==> flow/design.v <==
`timescale 1ns / 1ps
`default_nettype none
module Nbit_reg #(parameter n=1, r=0)
   (input  wire [n-1:0] in,
    output wire [n-1:0] out,
    input  wire         clk,
    input  wire         we,
    input  wire         gwe,
    input  wire         rst
    );
   reg [n-1:0] state;
   assign out = state;
   always @(posedge clk) 
     begin 
       if (gwe & rst) 
         state <= r;
       else if (gwe & we) 
         state <= in; 
     end
endmodule
module gp1(input wire a, b,
           output wire g, p);
   assign g = a & b;
   assign p = a | b;
endmodule
module gp4(input wire [3:0] gin, pin,
           input wire cin,
           output wire gout, pout,
           output wire [2:0] cout);
  assign pout = (&  pin [3:0]);
  assign gout = (gin[0] & pin[1] & pin[2] & pin[3]) |(gin[1] & pin[2] & pin[3])| (gin[2] & pin[3]) | gin[3];
  assign cout[0] = (gin[0] | pin[0] & cin); 
  assign cout[1] = (gin[1] | pin[1] & cout[0]);
  assign cout[2] = (gin[2] | pin[2] & cout[1]);
endmodule
module cla16
  (input wire [15:0]  a, b,
   input wire         cin,
   output wire [15:0] sum);
  wire [15:0] gin, pin;
  genvar i;
  for(i = 0; i < 16; i=i+1) begin
    gp1 g(.a(a[i]), .b(b[i]), .g(gin[i]), .p(pin[i]));
  end
  wire [15:0] cout;
  wire g30_1, p30_1;
  gpn #(4) gf1(.gin(gin[3:0]), .pin(pin[3:0]), .cin(cin), .gout(g30_1), .pout(p30_1), .cout(cout[2:0]));
  assign cout[3] = (cin & p30_1) | g30_1;
  wire g30_2, p30_2;
  gp4 gf2(.gin(gin[7:4]), .pin(pin[7:4]), .cin(cout[3]), .gout(g30_2), .pout(p30_2), .cout(cout[6:4]));
  assign cout[7] = (cout[3] & p30_2) | g30_2;
  wire g30_3, p30_3;
  gp4 gf3(.gin(gin[11:8]), .pin(pin[11:8]), .cin(cout[7]), .gout(g30_3), .pout(p30_3), .cout(cout[10:8]));
  assign cout[11] = (cout[7] & p30_3) | g30_3;
  wire g30_4, p30_4;
  gp4 gf4(.gin(gin[15:12]), .pin(pin[15:12]), .cin(cout[11]), .gout(g30_4), .pout(p30_4), .cout(cout[14:12]));
  assign cout[15] = (cout[11] & p30_4) | g30_4;
  assign sum[0] = a[0] ^ b[0] ^ cin;
  for(i = 1; i < 16; i = i + 1) begin
    assign sum[i] = a[i] ^ b[i] ^ cout[i - 1];
  end
endmodule
module gpn
  #(parameter N = 4)
  (input wire [N-1:0] gin, pin,
   input wire  cin,
   output wire gout, pout,
   output wire [N-2:0] cout);
  assign pout = (&  pin [N - 1:0]);
  wire [N-2: 0] temp;
  genvar i;
  for (i = 0; i < N-1; i = i + 1) begin
    assign temp[i] = gin[i] & (& pin[N-1:i+1]);
  end
  assign gout = (| temp [N-2:0]) | gin[N-1];
  assign cout[0] = (gin[0] | pin[0] & cin); 
  for(i = 0; i < N - 2; i = i + 1) begin
    assign cout[i + 1] = (gin[i + 1] | pin[i + 1] & cout[i]);
  end
endmodule
`timescale 1ns / 1ps
`default_nettype none
module lc4_divider(input  wire [15:0] i_dividend,
                   input  wire [15:0] i_divisor,
                   output wire [15:0] o_remainder,
                   output wire [15:0] o_quotient);
      wire [15:0] temp_rem [16:0];
      wire [15:0] temp_quot [16:0];
      wire [15:0] temp_div [16:0];
      assign temp_rem[0] = 16'b0;
      assign temp_quot[0] = 16'b0;
      assign temp_div[0] = i_dividend;
      genvar i;
      for (i = 0; i < 16; i = i + 1) begin
            lc4_divider_one_iter div_one_iter(.i_dividend(temp_div[i]),
                              .i_divisor(i_divisor),
                              .i_remainder(temp_rem[i]),
                              .i_quotient(temp_quot[i]),
                              .o_dividend(temp_div[i + 1]),
                              .o_remainder(temp_rem[i + 1]),
                              .o_quotient(temp_quot[i + 1]));
      end
      wire divisor_zero_check = (i_divisor == 16'b0);
      assign o_quotient = divisor_zero_check ? 16'b0 : temp_quot[16];
      assign o_remainder = divisor_zero_check ? 16'b0 : temp_rem[16];
endmodule  
module lc4_divider_one_iter(input  wire [15:0] i_dividend,
                            input  wire [15:0] i_divisor,
                            input  wire [15:0] i_remainder,
                            input  wire [15:0] i_quotient,
                            output wire [15:0] o_dividend,
                            output wire [15:0] o_remainder,
                            output wire [15:0] o_quotient);
      wire zerocheck = 0 == i_divisor;
      assign o_dividend = i_dividend << 1;
      wire [15:0] div_shift_t, a_comp_t, prequot, preremainder, tempquot, remshift;
      assign remshift = i_remainder << 1;
      assign div_shift_t = (i_dividend >> 15) & 1'b1;
      assign a_comp_t =  div_shift_t | remshift;
      wire select_t = a_comp_t < i_divisor;
      assign preremainder = (select_t ? a_comp_t : (a_comp_t - i_divisor));
      assign o_remainder = zerocheck ? 16'b0 : preremainder;
      assign tempquot = i_quotient << 1;
      assign prequot = (select_t ? tempquot : tempquot | 1'b1);
      assign o_quotient = zerocheck ? 16'b0 : prequot;
endmodule
`timescale 1ns / 1ps
`default_nettype none
module cla_input_rs (  
      input wire [15:0] insn,
      input wire [15:0] pc,
      input wire [15:0] r1,
      output wire [15:0] rs
);
      assign rs = (insn[15:12] == 4'd1) | (insn[15:12] == 4'd6) | (insn[15:12] == 4'd7) ? r1 : pc;
endmodule
module cla_input_rt (  
      input wire [15:0] insn,
      input wire [15:0] r2,
      input wire [15:0] imm11,
      input wire [15:0] imm5,
      input wire [15:0] uimm7,
      input wire [15:0] imm9,
      input wire [15:0] imm6,
      output wire [15:0] rt
);
      wire [15:0] mux1, mux2;
      assign mux1 = (insn[5:4] == 2'b00) ? r2 : ((insn[5:4] == 2'b01) ? ~r2 : imm5);
      assign mux2 = imm9;
      assign rt = (insn[15:12] == 4'b1100) ? imm11 : 
                  ((insn[15:12] == 4'b0001) ? mux1 : 
                   (insn[15:12] == 4'b0010) ? uimm7 :
                   (insn[15:12] == 4'b0000) ? mux2 :
                   (insn[15:12] == 4'b0110 | insn[15:12] == 4'b0111) ? imm6:
                   16'b0
                  );
endmodule
module cla_input_ci (
      input wire [15:0] insn,
      output wire cin
);
      wire mux_top = (insn[5:3] == 3'b010) ? ((insn[15:12] == 4'b0001) ? 1 : 0) : 0;
      wire mux_bot = (insn[15:12] == 4'b0000 | insn[15:12] == 4'b0100 | insn[15:12] == 4'b1100 | insn[15:12] == 4'b1111) ? 1 : 0;
      assign cin = mux_top | mux_bot;
endmodule
module comparators (
      input wire [15:0] insn,
      input wire [15:0] r1,
      input wire [15:0] r2,
      input wire [15:0] imm7,
      input wire [15:0] uimm7,
      output wire [15:0] comp_out
);
      wire [15:0] mux_rs = (insn[8:7] == 2'b00 | insn[8:7] == 2'b10) ? $signed(r1) : r1; 
      wire [15:0] mux_rt = (insn[8:7] == 2'b00) ? $signed(r2) : 
                        (insn[8:7] == 2'b01) ? r2 :
                        (insn[8:7] == 2'b10) ? imm7 :
                        uimm7;
      wire signed [15:0] signed_comp_out = ($signed(mux_rs) > $signed(mux_rt)) ? 16'b1 : ($signed(mux_rs) == $signed(mux_rt)) ? 16'b0 : 16'hFFFF;
      wire [15:0] unsigned_comp_out = (mux_rs > mux_rt) ? 16'b1 : (mux_rs == mux_rt) ? 16'b0 : 16'hFFFF;
      assign comp_out = (insn[8:7] == 2'b00 | insn[8:7] == 2'b10) ? signed_comp_out : unsigned_comp_out;
endmodule
module lc4_alu(input  wire [15:0] i_insn,
               input wire [15:0]  i_pc,
               input wire [15:0]  i_r1data,
               input wire [15:0]  i_r2data,
               output wire [15:0] o_result);
      wire [15:0] imm5, imm6, imm7, imm9, imm11, uimm4, uimm7, uimm8;
      assign uimm4 = {12'b0, i_insn[3:0]};
      assign uimm7 = {9'b0, i_insn[6:0]};
      assign uimm8 = {8'b0, i_insn[7:0]};
      assign imm5 = {{12{i_insn[4]}}, i_insn[3:0]};
      assign imm6 = {{11{i_insn[5]}}, i_insn[4:0]};
      assign imm7 = {{10{i_insn[6]}}, i_insn[5:0]};
      assign imm9 = {{8{i_insn[8]}}, i_insn[7:0]};
      assign imm11 = {{6{i_insn[10]}}, i_insn[9:0]};
      wire cla_cin;
      wire [15:0] cla_rt, cla_rs;
      cla_input_ci get_cin(.insn(i_insn), .cin(cla_cin));
      cla_input_rs get_rs(.insn(i_insn), .pc(i_pc), .r1(i_r1data), .rs(cla_rs));
      cla_input_rt get_rt(.insn(i_insn), .r2(i_r2data), .imm11(imm11), .imm5(imm5), .uimm7(uimm7), .imm9(imm9), .imm6(imm6), .rt(cla_rt));
      wire [15:0] cla_output;
      cla16 get_cla_out(.a(cla_rs), .b(cla_rt), .cin(cla_cin), .sum(cla_output));
      wire [15:0] mult_out = i_r1data * i_r2data;
      wire [15:0] div_out, mod_out;
      lc4_divider div(.i_dividend(i_r1data), .i_divisor(i_r2data), .o_remainder(mod_out), .o_quotient(div_out));
      wire [15:0] math_mux = (i_insn[5:3] == 3'b011) ? div_out : (i_insn[5:3] == 3'b001) ? mult_out : cla_output;
      wire [15:0] comp_result;
      comparators get_comp(.insn(i_insn), .r1(i_r1data), .r2(i_r2data), .imm7(imm7), .uimm7(uimm7), .comp_out(comp_result));
      wire signed [15:0] sra_temp = $signed(i_r1data) >>> uimm4;
      wire [15:0] shift_result = (i_insn[5:4] == 2'b00) ? (i_r1data << uimm4) : 
                              (i_insn[5:4] == 2'b01) ? sra_temp : 
                              (i_insn[5:4] == 2'b10) ? (i_r1data >> uimm4) : 
                              mod_out;
      wire [15:0] hiconst = (i_r1data & 8'hFF) | (uimm8 << 8);
      wire [15:0] trap = 16'h8000 | uimm8;
      wire [15:0] basic_log = (i_insn[5:3] == 3'b000) ? i_r1data & i_r2data :
                              (i_insn[5:3] == 3'b001) ? ~i_r1data :
                              (i_insn[5:3] == 3'b010) ? i_r1data | i_r2data :
                              (i_insn[5:3] == 3'b011) ? i_r1data ^ i_r2data :
                              i_r1data & imm5;
      wire [15:0] jsr_out =  (i_insn[11] == 1) ? ((i_pc & 16'h8000) | (i_insn[10:0] << 4)) : i_r1data;
      wire [15:0] jmp_out = (i_insn[11] == 1) ? cla_output : i_r1data;
      assign o_result =  (i_insn[15:12] == 4'b0100) ? jsr_out : 
                        (i_insn[15:12] == 4'b0101) ? basic_log : 
                        (i_insn[15:12] == 4'b1101) ? hiconst : 
                        (i_insn[15:12] == 4'b1111) ? trap :  
                        (i_insn[15:12] == 4'b1001) ? imm9 : 
                        (i_insn[15:12] == 4'b1010) ? shift_result : 
                        (i_insn[15:12] == 4'b0010) ? comp_result : 
                        (i_insn[15:12] == 4'b0001) ? math_mux : 
                        (i_insn[15:12] == 4'b1100) ? jmp_out : 
                        (i_insn[15:12] == 4'b0000) ? cla_output : 
                        (i_insn[15:12] == 4'b0110) ? cla_output : 
                        (i_insn[15:12] == 4'b0111) ? cla_output :
                        (i_insn[15:12] == 4'b1000) ? i_r1data : 
                        16'b0;
endmodule
`timescale 1ns / 1ps
`default_nettype none
module lc4_decoder(input  wire [15:0] insn,                
                   output wire [ 2:0] r1sel,               
                   output wire        r1re,                
                   output wire [ 2:0] r2sel,               
                   output wire        r2re,                
                   output wire [ 2:0] wsel,                
                   output wire        regfile_we,          
                   output wire        nzp_we,              
                   output wire        select_pc_plus_one,  
                   output wire        is_load,             
                   output wire        is_store,            
                   output wire        is_branch,           
                   output wire        is_control_insn      
                   );
   wire [3:0] opcode = insn[15:12];
   assign     is_branch = (opcode == 4'b0000 & insn != 0);
   wire       is_arith = (opcode == 4'b0001);
   wire       is_add = (is_arith & (insn[5:3] == 3'b000));
   wire       is_mul = (is_arith & (insn[5:3] == 3'b001));
   wire       is_sub = (is_arith & (insn[5:3] == 3'b010));
   wire       is_div = (is_arith & (insn[5:3] == 3'b011));
   wire       is_addi = (is_arith & insn[5]);
   wire       is_compare = (opcode == 4'b0010);
   wire       is_cmp = (is_compare & (insn[8:7] == 2'b00));
   wire       is_cmpu = (is_compare & (insn[8:7] == 2'b01));
   wire       is_cmpi = (is_compare & (insn[8:7] == 2'b10));
   wire       is_cmpiu = (is_compare & (insn[8:7] == 2'b11));
   wire       is_jsr = (insn[15:11] == 5'b01001);
   wire       is_jsrr = (insn[15:11] == 5'b01000);
   wire       is_logic = (opcode == 4'b0101);
   wire       is_and = (is_logic & (insn[5:3] == 3'b000));
   wire       is_not = (is_logic & (insn[5:3] == 3'b001));
   wire       is_or = (is_logic & (insn[5:3] == 3'b010));
   wire       is_xor = (is_logic & (insn[5:3] == 3'b011));
   wire       is_andi = (is_logic & insn[5]);
   wire       is_ldr = (opcode == 4'b0110);
   wire       is_str = (opcode == 4'b0111);
   wire       is_rti = (opcode == 4'b1000);
   wire       is_const = (opcode == 4'b1001);
   wire       is_shift = (opcode == 4'b1010);
   wire       is_sll = (is_shift & (insn[5:4] == 2'b00));
   wire       is_sra = (is_shift & (insn[5:4] == 2'b01));
   wire       is_srl = (is_shift & (insn[5:4] == 2'b10));
   wire       is_mod = (is_shift & (insn[5:4] == 2'b11));
   wire       is_jmpr = (insn[15:11] == 5'b11000);
   wire       is_jmp = (insn[15:11] == 5'b11001);
   wire       is_hiconst = (opcode == 4'b1101);
   wire       is_trap = (opcode == 4'b1111);
   assign r1sel = (is_compare | is_hiconst) ? insn[11:9] :   
                  (is_rti) ? 3'd7 : insn[8:6];
   assign r1re = is_arith | 
                 is_compare | 
                 is_jsrr | 
                 is_logic | 
                 is_ldr | 
                 is_str | 
                 is_rti | 
                 is_shift | 
                 is_jmpr |
                 is_hiconst
                 ;
   assign r2sel = (is_str) ? insn[11:9] : insn[2:0];  
   assign r2re = is_add | is_mul |  is_sub | is_div |
                 is_cmp | is_cmpu |
                 is_and | is_or | is_xor |
                 is_str |
                 is_mod;
   assign wsel = (is_jsr | is_jsrr | is_trap) ? 3'd7 : insn[11:9];   
   assign regfile_we = is_arith | is_jsr | is_jsrr | is_logic | is_ldr | is_const | is_shift | is_hiconst | is_trap;
   assign nzp_we = regfile_we | is_compare;
   assign select_pc_plus_one = is_trap | is_jsrr | is_jsr;
   assign is_load = is_ldr;
   assign is_store = is_str;
   assign is_control_insn =  is_jsr | is_jsrr | is_rti | is_jmpr | is_jmp | is_trap;
endmodule
`timescale 1ns / 1ps
`default_nettype none
module lc4_regfile #(parameter n = 16)
   (input  wire         clk,
    input  wire         gwe,
    input  wire         rst,
    input  wire [  2:0] i_rs,       
    output wire [n-1:0] o_rs_data,  
    input  wire [  2:0] i_rt,       
    output wire [n-1:0] o_rt_data,  
    input  wire [  2:0] i_rd,       
    input  wire [n-1:0] i_wdata,    
    input  wire         i_rd_we     
    );
    wire [8:0] registers_write_q;
    wire [16:0] o_data_temp [8:0];
    genvar i;
    for (i = 0; i < 8; i=i+1) begin
        assign registers_write_q[i] = (i_rd == i) & i_rd_we;
        Nbit_reg #(16, 0) thing_register(.in(i_wdata), .out(o_data_temp[i]), .clk(clk), .we(registers_write_q[i]), .gwe(gwe), .rst(rst));
    end
    assign o_rs_data = i_rs == 0 ? o_data_temp[0] :
                       i_rs == 1 ? o_data_temp[1] :
                       i_rs == 2 ? o_data_temp[2] :
                       i_rs == 3 ? o_data_temp[3] :
                       i_rs == 4 ? o_data_temp[4] :
                       i_rs == 5 ? o_data_temp[5] :
                       i_rs == 6 ? o_data_temp[6] :
                       o_data_temp[7];
    assign o_rt_data = i_rt == 0 ? o_data_temp[0] :
                       i_rt == 1 ? o_data_temp[1] :
                       i_rt == 2 ? o_data_temp[2] :
                       i_rt == 3 ? o_data_temp[3] :
                       i_rt == 4 ? o_data_temp[4] :
                       i_rt == 5 ? o_data_temp[5] :
                       i_rt == 6 ? o_data_temp[6] :
                       o_data_temp[7];
endmodule
`timescale 1ns / 1ps
`default_nettype none
module lc4_processor
   (input  wire        clk,                 
    input wire         rst,  
    input wire         gwe,  
    output wire [15:0] o_cur_pc,  
    input wire [15:0]  i_cur_insn,  
    output wire [15:0] o_dmem_addr,  
    input wire [15:0]  i_cur_dmem_data,  
    output wire        o_dmem_we,  
    output wire [15:0] o_dmem_towrite,  
    output wire [1:0]  test_stall,  
    output wire [15:0] test_cur_pc,  
    output wire [15:0] test_cur_insn,  
    output wire        test_regfile_we,  
    output wire [2:0]  test_regfile_wsel,  
    output wire [15:0] test_regfile_data,  
    output wire        test_nzp_we,  
    output wire [2:0]  test_nzp_new_bits,  
    output wire        test_dmem_we,  
    output wire [15:0] test_dmem_addr,  
    output wire [15:0] test_dmem_data,  
    input wire [7:0]   switch_data,  
    output wire [7:0]  led_data  
    );
   wire [15:0]   pc;       
   wire [15:0]   next_pc;  
   wire stall_load = is_load_X && ((r1sel_D_pre == wsel_X && r1re_D_pre) ||
                     ((r2sel_D_pre == wsel_X && r2re_D_pre) && ~is_store_D_pre));
   wire not_stall_q = ~stall_load && (~is_load_X || ~is_branch_D_pre);
   wire branched_q = (is_control_insn_X) || (is_branch_X & nzp_correct);
   wire [15:0] i_cur_insn_F = branched_q ? 16'b0 : i_cur_insn;
   wire [15:0] pc_F = branched_q ? 16'b0 : pc;
   wire [1:0] stall_F = branched_q ? 2'd2 : (not_stall_q ? 2'd0 : 2'd3);
   Nbit_reg #(16, 16'h8200) pc_reg (.in(next_pc), .out(pc), .clk(clk), .we(not_stall_q), .gwe(gwe), .rst(rst));
   wire [15:0] pc_D_pre, i_cur_insn_D_pre;
   Nbit_reg #(16, 16'h8200) pc_reg_D (.in(pc_F), .out(pc_D_pre), .clk(clk), .we(not_stall_q), .gwe(gwe), .rst(rst));
   Nbit_reg #(16, 16'b0) i_cur_insn_reg_D (.in(i_cur_insn_F), .out(i_cur_insn_D_pre), .clk(clk), .we(not_stall_q), .gwe(gwe), .rst(rst));
   wire [1:0] stall_D_pre;
   Nbit_reg #(2, 2'b10) stall_reg_D(.in(stall_F), .out(stall_D_pre), .clk(clk), .we(not_stall_q), .gwe(gwe), .rst(rst));
   wire [2:0] r1sel_D_pre, r2sel_D_pre, wsel_D_pre;
   wire r1re_D_pre, r2re_D_pre, regfile_we_D_pre, nzp_we_D_pre, select_pc_plus_one_D_pre, is_load_D_pre, is_store_D_pre, is_branch_D_pre, is_control_insn_D_pre;
   lc4_decoder decodermain(.insn(i_cur_insn_D_pre),  .r1sel(r1sel_D_pre), .r1re(r1re_D_pre), .r2sel(r2sel_D_pre), .r2re(r2re_D_pre), .wsel(wsel_D_pre), .regfile_we(regfile_we_D_pre), .nzp_we(nzp_we_D_pre), .select_pc_plus_one(select_pc_plus_one_D_pre), .is_load(is_load_D_pre), .is_store(is_store_D_pre), .is_branch(is_branch_D_pre), .is_control_insn(is_control_insn_D_pre));
   wire [15:0] o_rs_data1, o_rt_data1;
   lc4_regfile #(16) theregisterfile(.clk(clk), .gwe(gwe), .rst(rst),
    .i_rs(r1sel_D_pre),       
    .o_rs_data(o_rs_data1),  
    .i_rt(r2sel_D_pre),       
    .o_rt_data(o_rt_data1),  
    .i_rd_we(regfile_we_W),     
    .i_rd(wsel_W),       
    .i_wdata(i_wdata)    
    );
   wire[15:0] o_rs_data = (r1sel_D_pre == wsel_W) && regfile_we_W && r1re_D_pre ? i_wdata : o_rs_data1;
   wire[15:0] o_rt_data = (r2sel_D_pre == wsel_W) && regfile_we_W && r2re_D_pre ? i_wdata : o_rt_data1;
   wire [15:0] pc_plus_1, pc_plus_1_D;
   cla16 cla_one(.a(pc), .b(0), .cin(1), .sum(pc_plus_1));
   Nbit_reg #(16, 16'b0) pc_plus_one_reg_D(.in(pc_plus_1), .out(pc_plus_1_D), .clk(clk), .we(not_stall_q), .gwe(gwe), .rst(rst));
   wire r1re_D, r2re_D, regfile_we_D, nzp_we_D, select_pc_plus_one_D, is_load_D, is_store_D, is_branch_D, is_control_insn_D;
   wire nop_question = branched_q || ~not_stall_q;
   wire [15:0] pc_D = nop_question ? 16'b0 :  pc_D_pre;
   wire[15:0] i_cur_insn_D = nop_question ? 16'b0 :  i_cur_insn_D_pre;
   wire [2:0] r1sel_D,r2sel_D, wsel_D;
   assign r1sel_D = nop_question ? 3'b0 :  r1sel_D_pre;
   assign r2sel_D = nop_question ? 3'b0 :  r2sel_D_pre;
   assign wsel_D = nop_question ? 3'b0 :  wsel_D_pre;
   assign r1re_D = nop_question ? 1'b0 :  r1re_D_pre;
   assign r2re_D = nop_question ? 1'b0 :  r2re_D_pre;
   assign regfile_we_D = nop_question ? 1'b0 :  regfile_we_D_pre;
   assign select_pc_plus_one_D = nop_question ? 1'b0 :  select_pc_plus_one_D_pre;
   assign is_load_D = nop_question ? 1'b0 : is_load_D_pre;
   assign is_store_D = nop_question ? 1'b0 :  is_store_D_pre;
   assign is_branch_D = nop_question ? 1'b0 :  is_branch_D_pre;
   assign is_control_insn_D = nop_question ? 1'b0 :  is_control_insn_D_pre;
   assign nzp_we_D = nop_question ? 1'b0 :  nzp_we_D_pre;
   wire [1:0] stall_D = branched_q ? 2'b10 : (not_stall_q ? stall_D_pre : 2'b11);
   wire [1:0] stall_X;
   wire [2:0] r1sel_X,r2sel_X, wsel_X;
   wire r1re_X, r2re_X, regfile_we_X, nzp_we_X, select_pc_plus_one_X, is_load_X, is_store_X, is_branch_X, is_control_insn_X;
   wire [15:0] pc_X, o_rs_data_X, o_rt_data_X, i_cur_insn_X, pc_plus_1_X;
   Nbit_reg #(2, 2'b10) stall_reg_X(.in(stall_D), .out(stall_X), .clk(clk), .we(1'b1), .gwe(gwe), .rst(rst));
   Nbit_reg #(16, 16'h8200) pc_reg_X (.in(pc_D), .out(pc_X), .clk(clk), .we(1'b1), .gwe(gwe), .rst(rst));
   Nbit_reg #(16, 0) reg_rs_X (.in(o_rs_data), .out(o_rs_data_X), .clk(clk), .we(1'b1), .gwe(gwe), .rst(rst));
   Nbit_reg #(16, 0) reg_rt_X (.in(o_rt_data), .out(o_rt_data_X), .clk(clk), .we(1'b1), .gwe(gwe), .rst(rst));
   Nbit_reg #(16, 16'b0) pc_plus_one_reg_X(.in(pc_plus_1_D), .out(pc_plus_1_X), .clk(clk), .we(1'b1), .gwe(gwe), .rst(rst));
   Nbit_reg #(3, 0) r1sel_reg_X (.in(r1sel_D), .out(r1sel_X), .clk(clk), .we(1'b1), .gwe(gwe), .rst(rst));
   Nbit_reg #(3, 0) r2sel_reg_X (.in(r2sel_D), .out(r2sel_X), .clk(clk), .we(1'b1), .gwe(gwe), .rst(rst));
   Nbit_reg #(3, 0) wsel_reg_X (.in(wsel_D), .out(wsel_X), .clk(clk), .we(1'b1), .gwe(gwe), .rst(rst));
   Nbit_reg #(1, 0) r1re_reg_X (.in(r1re_D), .out(r1re_X), .clk(clk), .we(1'b1), .gwe(gwe), .rst(rst));
   Nbit_reg #(1, 0) r2re_reg_X (.in(r2re_D), .out(r2re_X), .clk(clk), .we(1'b1), .gwe(gwe), .rst(rst));
   Nbit_reg #(1, 0) regfile_we_reg_X (.in(regfile_we_D), .out(regfile_we_X), .clk(clk), .we(1'b1), .gwe(gwe), .rst(rst));
   Nbit_reg #(1, 0) nzp_we_reg_X (.in(nzp_we_D), .out(nzp_we_X), .clk(clk), .we(1'b1), .gwe(gwe), .rst(rst));
   Nbit_reg #(1, 0) select_pc_plus_one_reg_X (.in(select_pc_plus_one_D), .out(select_pc_plus_one_X), .clk(clk), .we(1'b1), .gwe(gwe), .rst(rst));
   Nbit_reg #(1, 0) is_load_reg_X (.in(is_load_D), .out(is_load_X), .clk(clk), .we(1'b1), .gwe(gwe), .rst(rst));
   Nbit_reg #(1, 0) is_store_reg_X (.in(is_store_D), .out(is_store_X), .clk(clk), .we(1'b1), .gwe(gwe), .rst(rst));
   Nbit_reg #(1, 0) is_branch_reg_X (.in(is_branch_D), .out(is_branch_X), .clk(clk), .we(1'b1), .gwe(gwe), .rst(rst));
   Nbit_reg #(1, 0) is_control_insn_reg_X (.in(is_control_insn_D), .out(is_control_insn_X), .clk(clk), .we(1'b1), .gwe(gwe), .rst(rst));
   Nbit_reg #(16, 0) i_cur_insn_reg_X (.in(i_cur_insn_D), .out(i_cur_insn_X), .clk(clk), .we(1'b1), .gwe(gwe), .rst(rst));
   wire [15:0] bypass_r1_1 = (r1sel_X == wsel_W) && regfile_we_W ? i_wdata : o_rs_data_X;
   wire [15:0] bypass_r2_1 = (r2sel_X == wsel_W) && regfile_we_W ? i_wdata : o_rt_data_X;
   wire [15:0] bypass_r1_full = (r1sel_X == wsel_M) && regfile_we_M ? alu_result_M : bypass_r1_1;
   wire [15:0] bypass_r2_full = (r2sel_X == wsel_M) && regfile_we_M ? alu_result_M : bypass_r2_1;
   wire [15:0] alu_result;
   lc4_alu alu_main(.i_insn(i_cur_insn_X), .i_pc(pc_X), .i_r1data(bypass_r1_full), .i_r2data(bypass_r2_full),
               .o_result(alu_result));
   wire [1:0] stall_M;
   Nbit_reg #(2, 2'b10) stall_reg_M(.in(stall_X), .out(stall_M), .clk(clk), .we(1'b1), .gwe(gwe), .rst(rst));
   wire [15:0] pc_M;
   Nbit_reg #(16, 16'h8200) pc_reg_M (.in(pc_X), .out(pc_M), .clk(clk), .we(1'b1), .gwe(gwe), .rst(rst));
   wire [15:0] o_rs_data_M;
   wire [15:0] o_rt_data_M_1;
   wire [15:0] alu_result_M;
   Nbit_reg #(16, 0) reg_rs_M (.in(bypass_r1_full), .out(o_rs_data_M), .clk(clk), .we(1'b1), .gwe(gwe), .rst(rst));
   Nbit_reg #(16, 0) reg_rt_M (.in(bypass_r2_full), .out(o_rt_data_M_1), .clk(clk), .we(1'b1), .gwe(gwe), .rst(rst));
   Nbit_reg #(16, 0) alu_result_reg_M (.in(alu_result), .out(alu_result_M), .clk(clk), .we(1'b1), .gwe(gwe), .rst(rst));
   wire[15:0] pc_plus_1_M;
   Nbit_reg #(16, 16'b0) pc_plus_one_reg_M(.in(pc_plus_1_X), .out(pc_plus_1_M), .clk(clk), .we(1'b1), .gwe(gwe), .rst(rst));
   wire [15:0] i_cur_insn_M;
   wire [2:0] r1sel_M, r2sel_M, wsel_M;
   wire r1re_M, r2re_M, regfile_we_M, nzp_we_M, select_pc_plus_one_M, is_load_M, is_store_M, is_branch_M, is_control_insn_M;
   Nbit_reg #(3, 0) r1sel_reg_M (.in(r1sel_X), .out(r1sel_M), .clk(clk), .we(1'b1), .gwe(gwe), .rst(rst));
   Nbit_reg #(3, 0) r2sel_reg_M (.in(r2sel_X), .out(r2sel_M), .clk(clk), .we(1'b1), .gwe(gwe), .rst(rst));
   Nbit_reg #(3, 0) wsel_reg_M (.in(wsel_X), .out(wsel_M), .clk(clk), .we(1'b1), .gwe(gwe), .rst(rst));
   Nbit_reg #(1, 0) r1re_reg_M (.in(r1re_X), .out(r1re_M), .clk(clk), .we(1'b1), .gwe(gwe), .rst(rst));
   Nbit_reg #(1, 0) r2re_reg_M (.in(r2re_X), .out(r2re_M), .clk(clk), .we(1'b1), .gwe(gwe), .rst(rst));
   Nbit_reg #(1, 0) regfile_we_reg_M (.in(regfile_we_X), .out(regfile_we_M), .clk(clk), .we(1'b1), .gwe(gwe), .rst(rst));
   Nbit_reg #(1, 0) nzp_we_reg_M (.in(nzp_we_X), .out(nzp_we_M), .clk(clk), .we(1'b1), .gwe(gwe), .rst(rst));
   Nbit_reg #(1, 0) select_pc_plus_one_reg_M (.in(select_pc_plus_one_X), .out(select_pc_plus_one_M), .clk(clk), .we(1'b1), .gwe(gwe), .rst(rst));
   Nbit_reg #(1, 0) is_load_reg_M (.in(is_load_X), .out(is_load_M), .clk(clk), .we(1'b1), .gwe(gwe), .rst(rst));
   Nbit_reg #(1, 0) is_store_reg_M (.in(is_store_X), .out(is_store_M), .clk(clk), .we(1'b1), .gwe(gwe), .rst(rst));
   Nbit_reg #(1, 0) is_branch_reg_M (.in(is_branch_X), .out(is_branch_M), .clk(clk), .we(1'b1), .gwe(gwe), .rst(rst));
   Nbit_reg #(1, 0) is_control_insn_reg_M (.in(is_control_insn_X), .out(is_control_insn_M), .clk(clk), .we(1'b1), .gwe(gwe), .rst(rst));
   Nbit_reg #(16, 0) i_cur_insn_reg_M (.in(i_cur_insn_X), .out(i_cur_insn_M), .clk(clk), .we(1'b1), .gwe(gwe), .rst(rst));
   wire [15:0] o_rt_data_M =  regfile_we_W && is_store_M && r2sel_M == wsel_W ? i_wdata : o_rt_data_M_1;
   wire [15:0] o_dmem_towrite_M = is_store_M ? o_rt_data_M : 16'b0;
   wire o_dmem_we_M = is_store_M;
   wire [15:0] o_dmem_addr_M = (is_load_M | is_store_M) ? alu_result_M : 16'b0;
   assign o_dmem_we = o_dmem_we_M;
   assign o_dmem_addr = o_dmem_addr_M;
   assign o_dmem_towrite = o_dmem_towrite_M;
   wire [15:0] i_cur_dmem_data_M = i_cur_dmem_data;
   Nbit_reg #(2, 2'b10) stall_reg_W(.in(stall_M), .out(test_stall), .clk(clk), .we(1'b1), .gwe(gwe), .rst(rst));
   wire [15:0] o_dmem_addr_W, o_dmem_towrite_W, i_cur_dmem_data_W;
   wire o_dmem_we_W;
   Nbit_reg #(16, 0) o_dem_addr_reg_W (.in(o_dmem_addr_M), .out(o_dmem_addr_W), .clk(clk), .we(1'b1), .gwe(gwe), .rst(rst));
   Nbit_reg #(16, 0) o_dem_towrite_reg_W (.in(o_dmem_towrite_M), .out(o_dmem_towrite_W), .clk(clk), .we(1'b1), .gwe(gwe), .rst(rst));
   Nbit_reg #(1, 0) o_dem_we_reg_W (.in(o_dmem_we_M), .out(o_dmem_we_W), .clk(clk), .we(1'b1), .gwe(gwe), .rst(rst));
   Nbit_reg #(16, 0) i_cur_dmem_data_reg_W (.in(i_cur_dmem_data_M), .out(i_cur_dmem_data_W), .clk(clk), .we(1'b1), .gwe(gwe), .rst(rst));
   wire[15:0] pc_plus_1_W;
   Nbit_reg #(16, 16'b0) pc_plus_one_reg_W(.in(pc_plus_1_M), .out(pc_plus_1_W), .clk(clk), .we(1'b1), .gwe(gwe), .rst(rst));
   wire [15:0] pc_W;
   Nbit_reg #(16, 16'h8200) pc_reg_W (.in(pc_M), .out(pc_W), .clk(clk), .we(1'b1), .gwe(gwe), .rst(rst));
   wire [15:0] o_rs_data_W;
   wire [15:0] o_rt_data_W;
   wire [15:0] alu_result_W;
   Nbit_reg #(16, 0) reg_rs_W (.in(o_rs_data_M), .out(o_rs_data_W), .clk(clk), .we(1'b1), .gwe(gwe), .rst(rst));
   Nbit_reg #(16, 0) reg_rt_W (.in(o_rt_data_M), .out(o_rt_data_W), .clk(clk), .we(1'b1), .gwe(gwe), .rst(rst));
   Nbit_reg #(16, 0) alu_result_reg_W (.in(alu_result_M), .out(alu_result_W), .clk(clk), .we(1'b1), .gwe(gwe), .rst(rst));
   wire [15:0] i_cur_insn_W;
   wire [2:0] r1sel_W, r2sel_W, wsel_W;
   wire r1re_W, r2re_W, regfile_we_W, nzp_we_W, select_pc_plus_one_W, is_load_W, is_store_W, is_branch_W, is_control_insn_W;
   Nbit_reg #(3, 0) r1sel_reg_W (.in(r1sel_M), .out(r1sel_W), .clk(clk), .we(1'b1), .gwe(gwe), .rst(rst));
   Nbit_reg #(3, 0) r2sel_reg_W (.in(r2sel_M), .out(r2sel_W), .clk(clk), .we(1'b1), .gwe(gwe), .rst(rst));
   Nbit_reg #(3, 0) wsel_reg_W (.in(wsel_M), .out(wsel_W), .clk(clk), .we(1'b1), .gwe(gwe), .rst(rst));
   Nbit_reg #(1, 0) r1re_reg_W (.in(r1re_M), .out(r1re_W), .clk(clk), .we(1'b1), .gwe(gwe), .rst(rst));
   Nbit_reg #(1, 0) r2re_reg_W (.in(r2re_M), .out(r2re_W), .clk(clk), .we(1'b1), .gwe(gwe), .rst(rst));
   Nbit_reg #(1, 0) regfile_we_reg_W (.in(regfile_we_M), .out(regfile_we_W), .clk(clk), .we(1'b1), .gwe(gwe), .rst(rst));
   Nbit_reg #(1, 0) nzp_we_reg_W (.in(nzp_we_M), .out(nzp_we_W), .clk(clk), .we(1'b1), .gwe(gwe), .rst(rst));
   Nbit_reg #(1, 0) select_pc_plus_one_reg_W (.in(select_pc_plus_one_M), .out(select_pc_plus_one_W), .clk(clk), .we(1'b1), .gwe(gwe), .rst(rst));
   Nbit_reg #(1, 0) is_load_reg_W (.in(is_load_M), .out(is_load_W), .clk(clk), .we(1'b1), .gwe(gwe), .rst(rst));
   Nbit_reg #(1, 0) is_store_reg_W (.in(is_store_M), .out(is_store_W), .clk(clk), .we(1'b1), .gwe(gwe), .rst(rst));
   Nbit_reg #(1, 0) is_branch_reg_W (.in(is_branch_M), .out(is_branch_W), .clk(clk), .we(1'b1), .gwe(gwe), .rst(rst));
   Nbit_reg #(1, 0) is_control_insn_reg_W (.in(is_control_insn_M), .out(is_control_insn_W), .clk(clk), .we(1'b1), .gwe(gwe), .rst(rst));
   Nbit_reg #(16, 0) i_cur_insn_reg_W (.in(i_cur_insn_M), .out(i_cur_insn_W), .clk(clk), .we(1'b1), .gwe(gwe), .rst(rst));
   wire [15:0] nzp_new_bits_input = is_control_insn_X ? pc_plus_1_X : alu_result;
   wire [2:0] nzp_new_bits = ($signed(nzp_new_bits_input) == 0) ? 3'b010 : 
                        ($signed(nzp_new_bits_input) > 0) ? 3'b001 :
                        3'b100;
   wire nzp_from_load = is_load_M && ~(nzp_we_X && ~is_load_X);
   wire [2:0] nzp_load_bits = ($signed(i_cur_dmem_data) == 0) ? 3'b010 :
                              ($signed(i_cur_dmem_data) > 0) ? 3'b001 :
                              3'b100;
   wire [2:0] nzp_reg_in = nzp_from_load ? nzp_load_bits : nzp_new_bits;
   wire [2:0] nzp_new_bits_M;
   Nbit_reg #(3, 0) nzp_reg_M (.in(nzp_new_bits), .out(nzp_new_bits_M), .clk(clk), .we(1'b1), .gwe(gwe), .rst(rst));
   wire [2:0] nzp_new_bits_W;
   Nbit_reg #(3, 0) nzp_reg_W (.in(nzp_new_bits_M), .out(nzp_new_bits_W), .clk(clk), .we(1'b1), .gwe(gwe), .rst(rst));
   wire nzp_correct = i_cur_insn_X[11] == 1 & nzp_old_bits == 3'b100 | 
                     i_cur_insn_X[10] == 1 & nzp_old_bits == 3'b010 |
                     i_cur_insn_X[9] == 1 & nzp_old_bits == 3'b001;
   wire [2:0] nzp_old_bits;
   Nbit_reg #(3, 0) nzp_reg (.in(nzp_reg_in), .out(nzp_old_bits), .clk(clk), .we(nzp_we_X | is_load_M), .gwe(gwe), .rst(rst));
   assign next_pc = (branched_q) ? alu_result : pc_plus_1;
   wire [15:0] alu_datamem_output = is_load_W ? i_cur_dmem_data_W : alu_result_W;
   wire [15:0] i_wdata = (select_pc_plus_one_W ? pc_plus_1_W : alu_datamem_output);
   assign test_cur_pc = pc_W;
   assign test_cur_insn = i_cur_insn_W;
   assign test_regfile_wsel = wsel_W;
   assign test_regfile_data = regfile_we_W ? i_wdata : 16'b0;
   assign test_nzp_we = nzp_we_W;
   assign test_dmem_we = is_store_W;
   assign test_nzp_new_bits = is_load_W ? ($signed(i_cur_dmem_data_W) == 0) ? 3'b010 : 
                        ($signed(i_cur_dmem_data_W) > 0) ? 3'b001 :
                        3'b100 : nzp_new_bits_W;
   assign test_dmem_addr = o_dmem_addr_W;
   assign test_dmem_data = is_store_W ? o_dmem_towrite_W : (is_load_W ? i_cur_dmem_data_W : 16'b0);
   assign test_regfile_we = regfile_we_W;
   assign o_cur_pc = pc;
endmodule
`timescale 1ns / 1ps
`default_nettype none
module lc4_core
   (input  wire        clk,
    input  wire        rst,
    output wire [15:0] o_cur_pc,
    input  wire [15:0] i_cur_insn,
    output wire [15:0] o_dmem_addr,
    input  wire [15:0] i_cur_dmem_data,
    output wire        o_dmem_we,
    output wire [15:0] o_dmem_towrite,
    output wire [1:0]  test_stall,
    output wire [15:0] test_cur_pc,
    output wire [15:0] test_cur_insn,
    output wire        test_regfile_we,
    output wire [2:0]  test_regfile_wsel,
    output wire [15:0] test_regfile_data,
    output wire        test_nzp_we,
    output wire [2:0]  test_nzp_new_bits,
    output wire        test_dmem_we,
    output wire [15:0] test_dmem_addr,
    output wire [15:0] test_dmem_data
    );
   wire [7:0] led_unused;
   lc4_processor proc (.clk(clk), .rst(rst), .gwe(1'b1),
                       .o_cur_pc(o_cur_pc), .i_cur_insn(i_cur_insn),
                       .o_dmem_addr(o_dmem_addr), .i_cur_dmem_data(i_cur_dmem_data),
                       .o_dmem_we(o_dmem_we), .o_dmem_towrite(o_dmem_towrite),
                       .test_stall(test_stall), .test_cur_pc(test_cur_pc),
                       .test_cur_insn(test_cur_insn), .test_regfile_we(test_regfile_we),
                       .test_regfile_wsel(test_regfile_wsel), .test_regfile_data(test_regfile_data),
                       .test_nzp_we(test_nzp_we), .test_nzp_new_bits(test_nzp_new_bits),
                       .test_dmem_we(test_dmem_we), .test_dmem_addr(test_dmem_addr),
                       .test_dmem_data(test_dmem_data),
                       .switch_data(8'd0), .led_data(led_unused));
endmodule
# Step by step through the tools: lc4_core
# Tool output for the design above, in the order of the flow.
# Line numbers count from 1 in the design file above.
# Operators: Yosys type, input widths -> output width; for muxes data width and select width s.
# Cell names lack the library's common part.
# Not given: n/a
dict set report inputs {
  design {lc4_core}
  clock_port {clk}
  library {sky130hd}
  pvt_corner {tt_025C_1v80}
}

# Word level
# Source: Yosys, flattened and elaborated. Widths are those after wreduce. Registers that Yosys merges into a memory's read port (data or address) are not register bits. Print and check cells do not count.
dict set report bits {
  word_cells 604
  inputBits 34
  out_inout_bits 140
  register_bits 516
}
dict set report classes {
  n_cmp 21
  n_reduce_logical 48
  add_sub_neg 16
  shifts 3
  logic 244
  n_mul 1
  muxes 139
  n_eq 71
}
# op count
set ops {}
lappend ops {{$mux 16} 76}
lappend ops {{$mux 15} 30}
lappend ops {{$mul 16x16->16} 1}
lappend ops {{$or 1x16->16} 15}
lappend ops {{$lt 16x16->1} 15}
lappend ops {{$sub 15x15->15} 14}
lappend ops {{$logic_not 32->1} 3}
lappend ops {{$or 1x1->1} 86}
lappend ops {{$and 1x1->1} 81}
lappend ops {{$gt 16x1->1 const B} 3}
lappend ops {{$xor 1x1->1} 47}
lappend ops {{$eq 4x4->1 const B} 11}
lappend ops {{$mux 3} 12}
lappend ops {{$eq 3x2->1 const B} 11}
lappend ops {{$eq 3x3->1 const B} 11}
lappend ops {{$gt 16x16->1} 2}
lappend ops {{$eq 16x16->1} 2}
lappend ops {{$and 16x16->16} 2}
lappend ops {{$not 16->16} 2}
lappend ops {{$eq 4x3->1 const B} 7}
lappend ops {{$eq 3x3->1} 9}
lappend ops {{$reduce_and 4->1} 6}
lappend ops {{$mux 1} 20}
lappend ops {{$eq 3x1->1 const B} 6}
lappend ops {{$logic_and 1x1->1} 17}
lappend ops {{$lt 1x16->1} 1}
lappend ops {{$or 16x15->16} 1}
lappend ops {{$sub 16x16->16} 1}
# Not listed: further kinds 25, cells in them 51.

# Logic depth
# Yosys ltp: most cells in a row. Word level: on the elaborated netlist, between registers, memories and ports. Mapped: between sequential cells and ports; inverters and the memories' decode and read muxes count.
dict set report logic_depth {
  word_depth 81
  ABC_AREA 0
  ltp_mapped 195
  depth_no_buf 179
}

# Netlist
# Yosys stat after the flow's synthesis: flattened, memories mapped to cells. It holds for the ABC_AREA given above (unset counts as 0); a run with the other value may have another netlist.
# Totals and module areas in this step are rounded.
# cell count area_total_um2
set types {}
lappend types {dfxtp_1 515 1.03E+04}
lappend types {ha_1 389 4.87E+03}
lappend types {nand2_1 912 3.42E+03}
lappend types {a21oi_1 552 2762.65}
lappend types {nor2_1 625 2346}
lappend types {fa_1 107 2.14E+03}
lappend types {o21ai_0 331 1.66E+03}
lappend types {nor2b_1 239 1.5E+03}
lappend types {xnor2_1 163 1.43E+03}
lappend types {clkbuf_1 301 1.13E+03}
lappend types {inv_1 275 1032.24}
lappend types {a211oi_1 109 818.285}
lappend types {mux2i_1 79 790.758}
lappend types {a21o_1 100 750.72}
lappend types {and2_1 100 625.6}
lappend types {o21a_1 82 615.59}
lappend types {xor2_1 70 613.088}
lappend types {nand3_1 119 595.571}
# Other cell types: 87; their cells: 1141.
dict set report mapped {
  ff_cells 515
  cell_count 6209
  mapped_area_um2 46000
  sequential_area_um2 10300
  buf_cells 396
}
# By module: a second synthesis without flattening, with its own total; a netlist apart from the flattened one above.
dict set report hier_totals {
  cells_unflattened 7565
  area_unflattened_um2 60700
}
# Each row is one instance without its submodules.
# mod instances cells mod_seq_area_um2 area_um2
set modules {}
lappend modules {lc4_divider_one_iter 16 221 0.0 1510}
lappend modules {Nbit_reg 19 37 320 509}
lappend modules {lc4_alu 1 1191 0.0 8370}
lappend modules {lc4_processor 1 531 0.0 3660}
lappend modules {Nbit_reg 5 39 320 517}
lappend modules {Nbit_reg 5 37 320 509}
lappend modules {{lc4_regfile (n=16)} 1 313 0.0 2400}
lappend modules {cla_input_rt 1 167 0.0 1100}
lappend modules {Nbit_reg 9 8 60.1 100}
lappend modules {lc4_divider 1 81 0.0 827}
lappend modules {comparators 1 109 0.0 792}
lappend modules {Nbit_reg 17 4 20.0 41.3}
lappend modules {cla_input_rs 1 93 0.0 697}
lappend modules {cla16 2 36 0.0 335}
# Further modules, not shown: 7.

# Timing after synthesis
# OpenSTA on the mapped netlist: ideal clock, no wires. The path of least setup slack (recovery checks aside). Input and output delay are each 20% of the period. Register names are those of the netlist, which keeps one name where synthesis merged equal registers.
dict set report synth_path {
  kind {register to register}
  start {register proc.wsel_reg_W.state[0]}
  end {register proc.nzp_reg.state}
  launch_ns 0.000
  delay_ns 36.922
  period_ns 40.0
  arrival_ns 36.800
  path_buffers 27
  slack_ns 3.078
  setup_time_ns 0.122
  required_time_ns 39.878
  path_stages 164
  synth_period_reached_ns 36.922
}
# "delay_ns" is the arrival time less input delay plus setup time.
# "path_stages": output pins that drive a net of the path, with the launching flip-flop's if there is one; two outputs of one cell count as two.
# "synth_period_reached_ns" is the clock period less the worst setup slack; recovery checks do not enter. This is arithmetic on one report: input and output delays are still those of the set period (20% each).
# An end named without its bit number is one bit of that signal or, where synthesis recoded a state register, one of its new flip-flops.
# Between the ends stands the longest chain of elaborated cells between them, by number of cells; it is not shown to be the way that was timed. Of several equally long chains one is given.
# Each line given opens the expression or statement behind the cell; cells for indexed reads and writes are added by Yosys, which also makes memories of some case tables.
dict set report synth_between {
  cell_sequence {dfxtp_1 > buf_6 > xnor2_1 > and4_1 > buf_4 > buf_4 > mux2i_1 > a21o_1 > buf_1 > ha_1 > o211ai_1 > nor4_2 > and2_1 > ha_1 > a211oi_2 > o21ai_0 > a311o_1 > a41oi_2 > [... 128 more ...] > clkbuf_1 > mux2_2 > and2_1 > ha_1 > or3_1 > o21bai_1 > a21o_1 > a41o_1 > o22ai_1 > clkbuf_1 > clkbuf_1 > nand3_1 > a21oi_1 > o22ai_1 > or3_1 > nor4_1 > o21ai_1 > a311o_1}
  elab_chain_cells 81
  cone_cells 282
  classes_between {add/sub (16); mul (1); compare (19); eq/ne (4); shift (3); mux (93); logic (136); reduce/logical (10)}
}
# element line_no
set synth_lines {}
lappend synth_lines {{from (decl)} 11} ;# reg [n-1:0] state;
lappend synth_lines {{from (assign)} 16} ;# state <= r;
lappend synth_lines {{from (assign)} 18} ;# state <= in;
lappend synth_lines {{$eq 3x3->1} 453} ;# wire [15:0] bypass_r1_1 = (r1sel_X == wsel_W) && regfile_we_W ? i_wdata : o_rs_data_X;
lappend synth_lines {{$logic_and 1x1->1} 453}
lappend synth_lines {{$mux 16} 453}
lappend synth_lines {{$mux 16} 455} ;# wire [15:0] bypass_r1_full = (r1sel_X == wsel_M) && regfile_we_M ? alu_result_M : bypass_r1_1;
lappend synth_lines {{$sub 1x15->15} 121} ;# assign preremainder = (select_t ? a_comp_t : (a_comp_t - i_divisor));
lappend synth_lines {{$mux 15} 121}
lappend synth_lines {{$mux 15} 122} ;# assign o_remainder = zerocheck ? 16'b0 : preremainder;
lappend synth_lines {{[... 67 more ...]} n/a}
lappend synth_lines {{$mux 16} 225} ;# (i_insn[15:12] == 4'b0101) ? basic_log :
lappend synth_lines {{$mux 16} 224} ;# assign o_result =  (i_insn[15:12] == 4'b0100) ? jsr_out :
lappend synth_lines {{$mux 16} 529} ;# wire [15:0] nzp_new_bits_input = is_control_insn_X ? pc_plus_1_X : alu_result;
lappend synth_lines {{$gt 16x1->1} 531} ;# ($signed(nzp_new_bits_input) > 0) ? 3'b001 :
lappend synth_lines {{$mux 3} 531}
lappend synth_lines {{$mux 3} 530} ;# wire [2:0] nzp_new_bits = ($signed(nzp_new_bits_input) == 0) ? 3'b010 :
lappend synth_lines {{$mux 3} 537} ;# wire [2:0] nzp_reg_in = nzp_from_load ? nzp_load_bits : nzp_new_bits;
lappend synth_lines {{to (assign)} 16}
lappend synth_lines {{to (assign)} 18}
lappend synth_lines {{to (decl)} 11}

# Timing after layout
# From the final timing report of flow run A: the path of least setup slack in the routed layout; clock arrival at registers is part of the times.
dict set report layout_path {
  kind {register to register}
  start {register proc.select_pc_plus_one_reg_W.state}
  end {register proc.nzp_reg_M.state[0]}
  required_time_ns 40.55
  path_stages 158
  launch_ns 0.65
  period_ns 40.0
  path_buffers 21
  setup_time_ns 0.10
  slack_ns 1.25
  arrival_ns 39.30
}
# Between the ends stands the longest chain of elaborated cells between them, by number of cells; it is not shown to be the way that was timed. Of several equally long chains one is given.
dict set report layout_between {
  cell_sequence {dfxtp_1 > buf_2 > buf_2 > o21ai_1 > nor4_1 > a21oi_1 > o21a_1 > nor3_4 > buf_6 > clkbuf_4 > buf_2 > clkbuf_4 > buf_2 > buf_2 > nor2_2 > ha_1 > nor2b_1 > o21ai_1 > [... 122 more ...] > nor2_1 > a221oi_2 > nor2_1 > ha_1 > or3_1 > o21bai_1 > a21o_1 > a41o_1 > o22a_1 > o2111a_1 > a31oi_1 > nand4_1 > nor2_1 > o21ai_0 > a31oi_4 > mux2i_2 > nor2b_1 > and2_1}
  elab_chain_cells 79
  cone_cells 278
  classes_between {add/sub (16); mul (1); compare (19); eq/ne (2); shift (3); mux (93); logic (136); reduce/logical (8)}
}
# element line_no
set layout_lines {}
lappend layout_lines {{from (decl)} 11} ;# reg [n-1:0] state;
lappend layout_lines {{from (assign)} 16} ;# state <= r;
lappend layout_lines {{from (assign)} 18} ;# state <= in;
lappend layout_lines {{$mux 16} 549} ;# wire [15:0] i_wdata = (select_pc_plus_one_W ? pc_plus_1_W : alu_datamem_output);
lappend layout_lines {{$mux 16} 453} ;# wire [15:0] bypass_r1_1 = (r1sel_X == wsel_W) && regfile_we_W ? i_wdata : o_rs_data_X;
lappend layout_lines {{$mux 16} 455} ;# wire [15:0] bypass_r1_full = (r1sel_X == wsel_M) && regfile_we_M ? alu_result_M : bypass_r1_1;
lappend layout_lines {{$sub 1x15->15} 121} ;# assign preremainder = (select_t ? a_comp_t : (a_comp_t - i_divisor));
lappend layout_lines {{$mux 15} 121}
lappend layout_lines {{$mux 15} 122} ;# assign o_remainder = zerocheck ? 16'b0 : preremainder;
lappend layout_lines {{$or 1x16->16} 119} ;# assign a_comp_t =  div_shift_t | remshift;
lappend layout_lines {{[... 65 more ...]} n/a}
lappend layout_lines {{$mux 16} 226} ;# (i_insn[15:12] == 4'b1101) ? hiconst :
lappend layout_lines {{$mux 16} 225} ;# (i_insn[15:12] == 4'b0101) ? basic_log :
lappend layout_lines {{$mux 16} 224} ;# assign o_result =  (i_insn[15:12] == 4'b0100) ? jsr_out :
lappend layout_lines {{$mux 16} 529} ;# wire [15:0] nzp_new_bits_input = is_control_insn_X ? pc_plus_1_X : alu_result;
lappend layout_lines {{$gt 16x1->1} 531} ;# ($signed(nzp_new_bits_input) > 0) ? 3'b001 :
lappend layout_lines {{$mux 3} 531}
lappend layout_lines {{$mux 3} 530} ;# wire [2:0] nzp_new_bits = ($signed(nzp_new_bits_input) == 0) ? 3'b010 :
lappend layout_lines {{to (assign)} 16}
lappend layout_lines {{to (assign)} 18}
lappend layout_lines {{to (decl)} 11}

# Record of 4 stored runs of the RTL-to-layout flow on lc4_core, platform sky130hd. The runs are unordered. Constraints: input delay and output delay 20% of the set period each, output load 0.01 pF.
# "timing.achieved_period_ns" means the clock period less the worst setup slack. The figure is calculated, with input and output delays left at 20% of the set period.
# "critical_path_time_ns" = time allowed to the worst setup path (clock period - input delay - output delay, where it has them) - its slack; a late launch clock adds to it, a late capture clock takes from it.
# The measured numbers are rounded.
run="flow run A" settings GPL_TIMING_DRIVEN=0 TNS_END_PERCENT=20 period_ns=40.0 CAP_MARGIN=20 CORE_MARGIN=2 CORE_UTILIZATION=40 SLEW_MARGIN=20
run="flow run A" results synth_area_um2=46000 die_um2=118000 final_cell_area_um2=53600 finalUtil_pct=47.0 setup_ws_ns=1.25 tns_setup_ns=0.000 timing.hold.ws_ns=0.416 timing.achieved_period_ns=38.750 critical_path_time_ns=38.75 worst_path_kind="register to register"
run="flow run B" settings ABC_AREA=1 CELL_PAD_IN_SITES_GLOBAL_PLACEMENT=1 CORE_MARGIN=8 CORE_UTILIZATION=27 CTS_CLUSTER_DIAMETER=23 CTS_CLUSTER_SIZE=11 GPL_ROUTABILITY_DRIVEN=0 GPL_TIMING_DRIVEN=1 PLACE_DENSITY_LB_ADDON=0.06 SETUP_SLACK_MARGIN=0.01 period_ns=39.7 CAP_MARGIN=20 SLEW_MARGIN=20
run="flow run B" results synth_area_um2=42600 die_um2=171000 final_cell_area_um2=52200 finalUtil_pct=33.1 setup_ws_ns=4.06 tns_setup_ns=0.000 timing.hold.ws_ns=0.391 timing.achieved_period_ns=35.643 critical_path_time_ns=35.64 worst_path_kind="register to register"
run="flow run C" settings CELL_PAD_IN_SITES_GLOBAL_PLACEMENT=3 CORE_MARGIN=4 CORE_UTILIZATION=72 GPL_TIMING_DRIVEN=0 SETUP_SLACK_MARGIN=0.46 TNS_END_PERCENT=20 period_ns=57.2 CAP_MARGIN=20 SLEW_MARGIN=20
run="flow run C" outcome="no final report: placement broke off with GPL-0301"
run="flow run D" settings CELL_PAD_IN_SITES_GLOBAL_PLACEMENT=3 CORE_MARGIN=4 CORE_UTILIZATION=72 GPL_ROUTABILITY_DRIVEN=0 GPL_TIMING_DRIVEN=0 HOLD_SLACK_MARGIN=0.06 SETUP_SLACK_MARGIN=5.0 TNS_END_PERCENT=20 period_ns=57.2 CAP_MARGIN=20 SLEW_MARGIN=20
run="flow run D" outcome="no final report: placement broke off with GPL-0301"
